==> flow/design.v <==
`timescale 1ns/1ps
module SIMD(clk,rst,opcode,funct3,funct7,rd_data1,rd_data2,rd_data3,w_add,immed,instrc_add,wr_add,wr_data );
input clk;   
input rst;   
input [6:0] opcode;  
input [2:0] funct3;  
input [6:0] funct7;  
input [15:0] rd_data1;   
input [15:0] rd_data2;   
input [15:0] rd_data3;   
input [4:0] w_add;   
input [11:0] immed;  
output [6:0]instrc_add;
output [4:0] wr_add;     
output [15:0] wr_data;   
wire [1:0]mode;
reg [12:0]op;
wire [3:0]scr_r;
wire scr;
wire [2:0]op_r;
wire [1:0]mac_hl;
wire [15:0]sig_ex;
wire [6:0]n_instrc_add;
wire [1:0]alu_mode;
wire [12:0]alu_op;
wire alu_scr;
wire signed[15:0]source1;
wire [15:0]data2;
wire signed[15:0]source3;
wire [15:0]exsig_data;
wire signed[15:0]source2;
wire signed[7:0]source1_8_1;
wire signed[7:0]source1_8_2;
wire signed[7:0]source2_8_1;
wire signed[7:0]source2_8_2;
wire signed[7:0]source3_8_1;
wire signed[7:0]source3_8_2;
wire signed[3:0]source1_4_1;
wire signed[3:0]source1_4_2;
wire signed[3:0]source1_4_3;
wire signed[3:0]source1_4_4;
wire signed[3:0]source2_4_1;
wire signed[3:0]source2_4_2;
wire signed[3:0]source2_4_3;
wire signed[3:0]source2_4_4;
wire signed[3:0]source3_4_1;
wire signed[3:0]source3_4_2;
wire signed[3:0]source3_4_3;
wire signed[3:0]source3_4_4;
reg [15:0]result_reg;
reg [31:0]mul_reg;
reg[91:0] pip_reg;
reg [6:0] instrc_add;  
assign scr_r=opcode[3:0];
assign op_r=opcode[6:4];
assign mac_hl=funct7[1:0];
always @(posedge clk)
    begin
        if(!rst)
            instrc_add<=0;
        else
            instrc_add<=n_instrc_add;
    end
assign mode=(funct3==3'b001)? 2'b01:
            (funct3==3'b010)? 2'b10:
            (funct3==3'b100)? 2'b11:2'b00;
assign scr=(scr_r==4'b0011)? 1:0;
always @ (opcode or funct7 or mac_hl)
    begin
        case (opcode)
            7'b0111011:begin
                            case(funct7)
                                7'b0000000: op=13'b0000_0000_0000_1;  
                                7'b0100000: op=13'b0000_0000_0001_0;  
                                7'b1000001: op=13'b0000_0000_0010_0;  
                                7'b1000010: op=13'b0000_0000_0100_0;  
                                7'b0001000: op=13'b0000_0000_1000_0;  
                                7'b0010000: op=13'b0000_0001_0000_0;  
                                7'b0011000: op=13'b0000_0010_0000_0;  
                                7'b0110000: op=13'b0000_0100_0000_0;  
                                default:op=13'b0000_0000_0000_0;  
                            endcase
                        end
             7'b1001011:begin
                            case(mac_hl)
                                2'b01:op=13'b0000_1000_0000_0;  
                                2'b10:op=13'b0001_0000_0000_0;  
                                default:op=13'b0000_0000_0000_0;  
                            endcase
                        end
             7'b0100011:op=13'b0010_0000_0000_0;  
             7'b1100011:op=13'b0100_0000_0000_0;  
             7'b1010011:op=13'b1000_0000_0000_0;  
             default:op=13'b0000_0000_0000_0;  
        endcase                                   
    end
assign sig_ex={{4{immed[10]}},immed};
assign n_instrc_add=instrc_add+3'b100;
always @(posedge clk)
    begin
        if(!rst)
            pip_reg <=0;
        else
            begin
                pip_reg[1:0]<=mode;  
                pip_reg[14:2]<=op;  
                pip_reg[15]<=scr;  
                pip_reg[31:16]<= rd_data1;  
                pip_reg[47:32]<= rd_data2;  
                pip_reg[63:48]<= rd_data3;  
                pip_reg[68:64]<= w_add;  
                pip_reg[91:76]<= sig_ex; 
            end 
    end
assign alu_mode=pip_reg[1:0];
assign alu_op=pip_reg[14:2];
assign alu_scr=pip_reg[15];
assign source1=pip_reg[31:16];
assign data2=pip_reg[47:32];
assign source3=pip_reg[63:48];
assign wr_add=pip_reg[68:64];
assign exsig_data=pip_reg[91:76];
assign source2=(alu_scr==1'b0)? data2:exsig_data;
assign source1_8_1=source1[7:0];
assign source1_8_2=source1[15:8];
assign source2_8_1=source2[7:0];
assign source2_8_2=source2[15:8];
assign source3_8_1=source3[7:0];
assign source3_8_2=source3[15:8];
assign source1_4_1=source1[3:0];
assign source1_4_2=source1[7:4];
assign source1_4_3=source1[11:8];
assign source1_4_4=source1[15:12];
assign source2_4_1=source2[3:0];
assign source2_4_2=source2[7:4];
assign source2_4_3=source2[11:8];
assign source2_4_4=source2[15:12];
assign source3_4_1=source3[3:0];
assign source3_4_2=source3[7:4];
assign source3_4_3=source3[11:8];
assign source3_4_4=source3[15:12];
always @(alu_op or alu_mode or source1 or source2 or source3 or source1_8_1 or source1_8_2 or 
         source2_8_1 or source2_8_2 or source3_8_1 or source3_8_2 or source1_4_1 or source1_4_2 or
         source1_4_3 or source1_4_4 or source2_4_1 or source2_4_2 or source2_4_3 or source2_4_4 or
         source3_4_1 or source3_4_2 or source3_4_3 or source3_4_3 or source3_4_4)
    begin
        mul_reg=0;
        result_reg=0;
        case(alu_op)
           13'b0000_0000_0000_1:begin
                                    case(alu_mode)
                                        2'b01:result_reg=source1+source2;  
                                        2'b10:result_reg={source1_8_2+source2_8_2,source1_8_1+source2_8_1};  
                                        2'b11:result_reg={source1_4_4+source2_4_4,source1_4_3+source2_4_3,source1_4_2+source2_4_2,source1_4_1+source2_4_1};  
                                        default:result_reg=0;
                                    endcase
                                end
           13'b0000_0000_0001_0:begin
                                    case(alu_mode)
                                        2'b01:result_reg=source1-source2;  
                                        2'b10:result_reg={source1_8_2-source2_8_2,source1_8_1-source2_8_1};  
                                        2'b11:result_reg={source1_4_4-source2_4_4,source1_4_3-source2_4_3,source1_4_2-source2_4_2,source1_4_1-source2_4_1};  
                                        default:result_reg=0;                       
                                    endcase
                                end
           13'b0000_0000_0010_0:begin
                                    case(alu_mode)
                                        2'b01:begin
                                                mul_reg=source1*source2;  
                                                result_reg=mul_reg[15:0];  
                                              end
                                        2'b10:begin
                                                mul_reg[15:0]=source1_8_1*source2_8_1;  
                                                mul_reg[31:16]=source1_8_2*source2_8_2;
                                                result_reg={mul_reg[23:16],mul_reg[7:0]}; 
                                              end
                                        2'b11:begin
                                                mul_reg[7:0]=source1_4_1*source2_4_1;  
                                                mul_reg[15:8]=source1_4_2*source2_4_2;
                                                mul_reg[23:16]=source1_4_3*source2_4_3;
                                                mul_reg[31:24]=source1_4_4*source2_4_4;
                                                result_reg={mul_reg[27:24],mul_reg[19:16],mul_reg[11:8],mul_reg[3:0]}; 
                                              end
                                        default:begin
                                                    result_reg=0;
                                                    mul_reg=0;
                                                end
                                    endcase
                                end
           13'b0000_0000_0100_0:begin
                                    case(alu_mode)
                                        2'b01:begin 
                                                mul_reg=source1*source2;  
                                                result_reg=mul_reg[31:16];  
                                              end
                                        2'b10:begin
                                                mul_reg[15:0]=source1_8_1*source2_8_1;  
                                                mul_reg[31:16]=source1_8_2*source2_8_2;
                                                result_reg={mul_reg[31:24],mul_reg[15:8]}; 
                                              end
                                        2'b11:begin
                                                mul_reg[7:0]=source1_4_1*source2_4_1;  
                                                mul_reg[15:8]=source1_4_2*source2_4_2;
                                                mul_reg[23:16]=source1_4_3*source2_4_3;
                                                mul_reg[31:24]=source1_4_4*source2_4_4;
                                                result_reg={mul_reg[31:28],mul_reg[23:20],mul_reg[15:12],mul_reg[7:4]}; 
                                              end
                                        default:begin
                                                    result_reg=0;
                                                    mul_reg=0;
                                                end
                                    endcase
                                end
           13'b0000_0000_1000_0:result_reg=source1&source2;  
           13'b0000_0001_0000_0:result_reg=source1|source2;  
           13'b0000_0010_0000_0:result_reg=source1^source2;  
           13'b0000_0100_0000_0:result_reg=~source1;  
           13'b0000_1000_0000_0:begin
                                    case(alu_mode)
                                        2'b01:begin
                                                mul_reg=source1*source2+{{16{1'b0}},source3};  
                                                result_reg=mul_reg[15:0];  
                                              end
                                        2'b10:begin
                                                mul_reg[15:0]=source1_8_1*source2_8_1+{{8{1'b0}},source3_8_1};  
                                                mul_reg[31:16]=source1_8_2*source2_8_2+{{8{1'b0}},source3_8_2};
                                                result_reg={mul_reg[23:16],mul_reg[7:0]}; 
                                              end
                                        2'b11:begin
                                                mul_reg[7:0]=source1_4_1*source2_4_1+{{4{1'b0}},source3_4_1};  
                                                mul_reg[15:8]=source1_4_2*source2_4_2+{{4{1'b0}},source3_4_2};
                                                mul_reg[23:16]=source1_4_3*source2_4_3+{{4{1'b0}},source3_4_3};
                                                mul_reg[31:24]=source1_4_4*source2_4_4+{{4{1'b0}},source3_4_4};
                                                result_reg={mul_reg[27:24],mul_reg[19:16],mul_reg[11:8],mul_reg[3:0]}; 
                                              end
                                        default:begin
                                                    result_reg=0;
                                                    mul_reg=0;
                                                end
                                    endcase
                                end
           13'b0001_0000_0000_0:begin
                                    case(alu_mode)
                                        2'b01:begin
                                                mul_reg=source1*source2+{{16{1'b0}},source3};  
                                                result_reg=mul_reg[31:16];  
                                              end
                                        2'b10:begin
                                                mul_reg[15:0]=source1_8_1*source2_8_1+{{8{1'b0}},source3_8_1};  
                                                mul_reg[31:16]=source1_8_2*source2_8_2+{{8{1'b0}},source3_8_2};
                                                result_reg={mul_reg[31:24],mul_reg[15:8]}; 
                                              end
                                        2'b11:begin
                                                mul_reg[7:0]=source1_4_1*source2_4_1+{{4{1'b0}},source3_4_1};  
                                                mul_reg[15:8]=source1_4_2*source2_4_2+{{4{1'b0}},source3_4_2};
                                                mul_reg[23:16]=source1_4_3*source2_4_3+{{4{1'b0}},source3_4_3};
                                                mul_reg[31:24]=source1_4_4*source2_4_4+{{4{1'b0}},source3_4_4};
                                                result_reg={mul_reg[31:28],mul_reg[23:20],mul_reg[15:12],mul_reg[7:4]}; 
                                              end
                                        default:begin
                                                    result_reg=0;
                                                    mul_reg=0;
                                                end                                    
                                    endcase
                                end
           13'b0010_0000_0000_0:result_reg=(source1<<source2);  
           13'b0100_0000_0000_0:result_reg=(source1>>source2);  
           13'b1000_0000_0000_0:result_reg=(source1<<<source2);  
           default:result_reg=0;
        endcase
    end
assign wr_data=result_reg;
endmodule
## From RTL to reports: SIMD

The steps from the RTL of SIMD to its reports follow in flow order.
Lines are those of the file above, counted from 1.
Operators carry their Yosys type and port widths (W data, S select, Z words).
Library cell names are shortened.
Not given: --

| set-up | value |
|---|---|
| top module | SIMD |
| clock | clk |
| cell library | sky130hd |
| library corner | tt_025C_1v80 |

## Word level

Counts by Yosys on the flattened word-level netlist (proc, flatten, opt, wreduce; memories kept). Register bits leave out memories and registers merged into their read ports (data or address); mux counts leave out enables and synchronous resets folded into registers. Print and check cells are left out.

| storage and ports | value |
|---|---|
| register bits | 89 |
| input bits | 84 |
| output and inout port bits | 28 |
| elaborated cells | 98 |

| operators by class | value |
|---|---|
| add/subtract/negate cells | 22 |
| multiply operators | 14 |
| eq/ne operators | 34 |
| shift-type cells | 3 |
| muxes and demuxes | 15 |
| bitwise gates (word level) | 5 |
| reductions and logical operators | 2 |

Operator list:

| cell | count |
|---|---|
| $mul A16 B16 Y32 | 2 |
| $mul A8 B8 Y16 | 4 |
| $pmux W16 S3 | 6 |
| $mul A4 B4 Y8 | 8 |
| $pmux W16 S13 | 1 |
| $pmux W13 S5 | 1 |
| $pmux W8 S8 | 1 |
| $eq A7 B7 Y1 const B | 5 |
| $add A16 B8 Y16 | 2 |
| $add A32 B16 Y32 | 1 |
| $add A8 B4 Y8 | 4 |
| $eq A7 B6 Y1 const B | 4 |
| $pmux W10 S2 | 1 |
| $add A16 B16 Y16 | 1 |
| $sub A16 B16 Y16 | 1 |
| $and A16 B16 Y16 | 1 |
| $or A16 B16 Y16 | 1 |
| $xor A16 B16 Y16 | 1 |
| $shl A16 B16 Y16 | 1 |
| $shr A16 B16 Y16 | 1 |
| $sshl A16 B16 Y16 | 1 |
| $not A16 Y16 | 1 |
| $add A4 B4 Y4 | 4 |
| $sub A4 B4 Y4 | 4 |
| $add A8 B8 Y8 | 2 |
| $sub A8 B8 Y8 | 2 |
| $mux W16 | 1 |
| $eq A7 B5 Y1 const B | 2 |

Not listed: further kinds 26, cells in them 31.

## Longest topological paths

Depth = most cells in a row (Yosys ltp): at word level without a register or memory, in the mapped netlist without a sequential cell, where the memories' decode and read muxes count.

| depth | value |
|---|---|
| depth after elaboration | 5 |
| ABC_AREA | 0 |
| mapped depth | 32 |
| gate-level depth less buffers | 28 |

## Netlist

Source: synth_stat.txt of the flow (Yosys; design flattened, memories mapped). It holds for the ABC_AREA given above (unset counts as 0); a run with the other value may have another netlist.

| mapped netlist | value |
|---|---|
| mapped cells | 3901 |
| cell area after synthesis | 33084.2 µm² |
| area of sequential cells | 1721.7 µm² |
| flip-flops | 86 |
| buffer cells | 135 |

Cells by type:

| cell type | count | area in all (µm²) |
|---|---|---|
| fa_1 | 593 | 1.19E+04 |
| ha_1 | 401 | 5.02E+03 |
| inv_1 | 925 | 3472.08 |
| dfxtp_1 | 86 | 1.72E+03 |
| nand2_1 | 288 | 1.08E+03 |
| xnor2_1 | 115 | 1.01E+03 |
| nor2_1 | 267 | 1E+03 |
| a21oi_1 | 170 | 850.816 |
| o21ai_0 | 108 | 540.518 |
| and2_1 | 81 | 506.736 |
| xor2_1 | 53 | 464.195 |
| clkbuf_1 | 113 | 424.157 |
| mux2i_1 | 40 | 400.384 |
| a21o_1 | 41 | 307.795 |
| nor3_1 | 54 | 270.259 |
| a211oi_1 | 35 | 262.752 |
| nand3_1 | 52 | 260.25 |
| o211ai_1 | 27 | 202.694 |

Other cell types: 63; their cells: 452.

## Timing after synthesis

OpenSTA on the mapped netlist: ideal clock, no wires. The path of least setup slack (recovery checks aside). Input and output delay are each 20% of the period. Register names are those of the netlist, which keeps one name where synthesis merged equal registers.

| timing path post-synthesis | value |
|---|---|
| kind | reg-to-output |
| from | reg pip_reg[15] |
| to | out wr_data[14] |
| clock period | 10.6 ns |
| output delay | 2.120 ns |
| time at the first pin | 0.000 ns |
| arrival time | 7.891 ns |
| required time | 8.480 ns |
| path slack | 0.589 ns |
| delay of the path | 7.891 ns |
| stages on the path | 28 |
| buffers on the path | 4 |
| period reached after synthesis | 10.011 ns |

"delay of the path" is the arrival time less input delay plus setup time.
At an output port there is no setup time.
"stages on the path": output pins that drive a net of the path, with the launching flip-flop's if there is one; two outputs of one cell count as two.
"period reached after synthesis" is the clock period less the worst setup slack; recovery checks do not enter. This is arithmetic on one report: input and output delays are still those of the set period (20% each).
The rows between start and end are the longest chain of elaborated cells between them; the timing report does not say that the signal goes this way. Where chains are equally long, one stands for them.
A line is the first line of the expression or statement that the cell stems from. Yosys adds cells for indexed reads and writes and turns some case tables into memories.

| between the ends, post-synthesis | value |
|---|---|
| path through | dfxtp_1 buf_6 buf_2 buf_1 mux2i_1 clkinv_1 clkbuf_1 nand2_1 fa_1 fa_1 inv_1 fa_1 inv_1 fa_1 inv_1 fa_1 fa_1 ha_1 a21oi_1 o221ai_1 a221o_1 a221oi_1 o21ai_0 a2111oi_0 nand4_1 a2111oi_0 nand3_1 a211o_1 |
| length of the longest elaborated chain | 5 |
| elaborated cells on any way between the ends | 29 |
| classes of those cells | 9 x add/sub; 6 x mul; 3 x shift; 8 x mux; 3 x logic |

RTL lines, path post-synthesis:

| what | RTL line | text |
|---|---|---|
| start, declared | 52 | `reg[91:0] pip_reg;` |
| start, assigned | 102 | `pip_reg <=0;` |
| start, assigned | 107 | `pip_reg[15]<=scr;` |
| $mux W16 | 123 | `assign source2=(alu_scr==1'b0)? data2:exsig_data;` |
| $mul A4 B4 Y8 | 257 | `mul_reg[31:24]=source1_4_4*source2_4_4+{{4{1'b0}},source3_4_4};` |
| $add A8 B4 Y8 | 257 |  |
| $pmux W16 S3 | 243 | `case(alu_mode)` |
| $pmux W16 S13 | 149 | `case(alu_op)` |
| end, declared | 15 | `output [15:0] wr_data;` |

## Timing after layout

Path of least setup slack in the final report of flow run 1 (OpenROAD, finished layout, wires in). Where an end is a register, its clock arrival counts in the times.

| timing path after layout | value |
|---|---|
| kind | reg-to-output |
| from | reg pip_reg[15] |
| to | out wr_data[14] |
| clock period | 7.15 ns |
| output delay | 1.43 ns |
| time at the first pin | 0.38 ns |
| arrival time | 7.79 ns |
| required time | 5.72 ns |
| path slack | -2.07 ns |
| stages on the path | 27 |
| buffers on the path | 5 |

The rows between start and end are the longest chain of elaborated cells between them; the timing report does not say that the signal goes this way. Where chains are equally long, one stands for them.

| between the ends, after layout | value |
|---|---|
| path through | dfxtp_4 buf_12 mux2i_4 inv_2 buf_12 nand2_4 inv_4 fa_2 fa_2 buf_4 buf_6 fa_1 fa_1 fa_1 fa_1 ha_4 nand4b_1 o221ai_2 a221o_1 a221oi_2 o21ai_1 a2111oi_2 nand4_1 a2111oi_2 nand3_1 a211o_1 buf_2 |
| length of the longest elaborated chain | 5 |
| elaborated cells on any way between the ends | 29 |
| classes of those cells | 9 x add/sub; 6 x mul; 3 x shift; 8 x mux; 3 x logic |

RTL lines, path after layout:

| what | RTL line | text |
|---|---|---|
| start, declared | 52 | `reg[91:0] pip_reg;` |
| start, assigned | 102 | `pip_reg <=0;` |
| start, assigned | 107 | `pip_reg[15]<=scr;` |
| $mux W16 | 123 | `assign source2=(alu_scr==1'b0)? data2:exsig_data;` |
| $mul A4 B4 Y8 | 257 | `mul_reg[31:24]=source1_4_4*source2_4_4+{{4{1'b0}},source3_4_4};` |
| $add A8 B4 Y8 | 257 |  |
| $pmux W16 S3 | 243 | `case(alu_mode)` |
| $pmux W16 S13 | 149 | `case(alu_op)` |
| end, declared | 15 | `output [15:0] wr_data;` |

SIMD through Yosys and OpenROAD on sky130hd: 3 stored runs, unordered, with their settings and measured results. The constraints put input and output delay at 20% of the set period each and load the outputs with 0.01 pF.
"clock period reached" = clock period - worst setup slack. The figure is calculated, with input and output delays left at 20% of the set period.
"worst setup path time" means the part of the period allowed to the worst setup path (the constraints hold back 20% at inputs and 20% at outputs) less its slack; where the path has registers, the arrival times of their clocks count too.
"total power of the final layout" is the tool's figure for a default switching activity; nothing was simulated.
A setting shown as . is not set for that run.

| setting or result | flow run 1 | flow run 2 | flow run 3 |
|---|---|---|---|
| ABC_AREA | 0 | . | . |
| CAP_MARGIN | 0 | 20 | 25 |
| CORE_MARGIN | 4 | 2 | 2 |
| CORE_UTILIZATION | 34 | 40 | 25 |
| MIN_ROUTING_LAYER | met1 | . | met1 |
| PLACE_DENSITY_LB_ADDON | 0.07 | . | 0.09 |
| SETUP_SLACK_MARGIN | 1.84 | . | 0.28 |
| period_ns | 7.15 | 10.6 | 11.2 |
| SLEW_MARGIN | 20 | 20 | 10 |
| CELL_PAD_IN_SITES_DETAIL_PLACEMENT | . | . | 0 |
| GPL_ROUTABILITY_DRIVEN | . | . | 1 |
| TNS_END_PERCENT | . | . | 55 |
| worst setup path time (ns) | 7.79 | 8.31 | 8.51 |
| worst setup path type | reg-to-output | reg-to-output | reg-to-output |
| clock period reached (ns) | 9.221 | 10.433 | 10.747 |
| standard-cell area after layout (µm²) | 44924.3 | 36874.1 | 37721.2 |
| synthesis area (µm²) | 33084.2 | 33084.2 | 33084.2 |
| total power of the final layout (W) | 0.00759 | 0.003723 | 0.003726 |
| area inside the die boundary (µm²) | 102362.0 | 85027.6 | 135262.0 |
| setup slack of the worst path (ns) | -2.071 | 0.167 | 0.453 |
| utilization after routing (%) | 46.5 | 45.0 | 28.7 |
| setup TNS (ns) | -28.183 | 0.000 | 0.000 |
| worst hold slack in the final report (ns) | 0.478 | 0.486 | 0.488 |
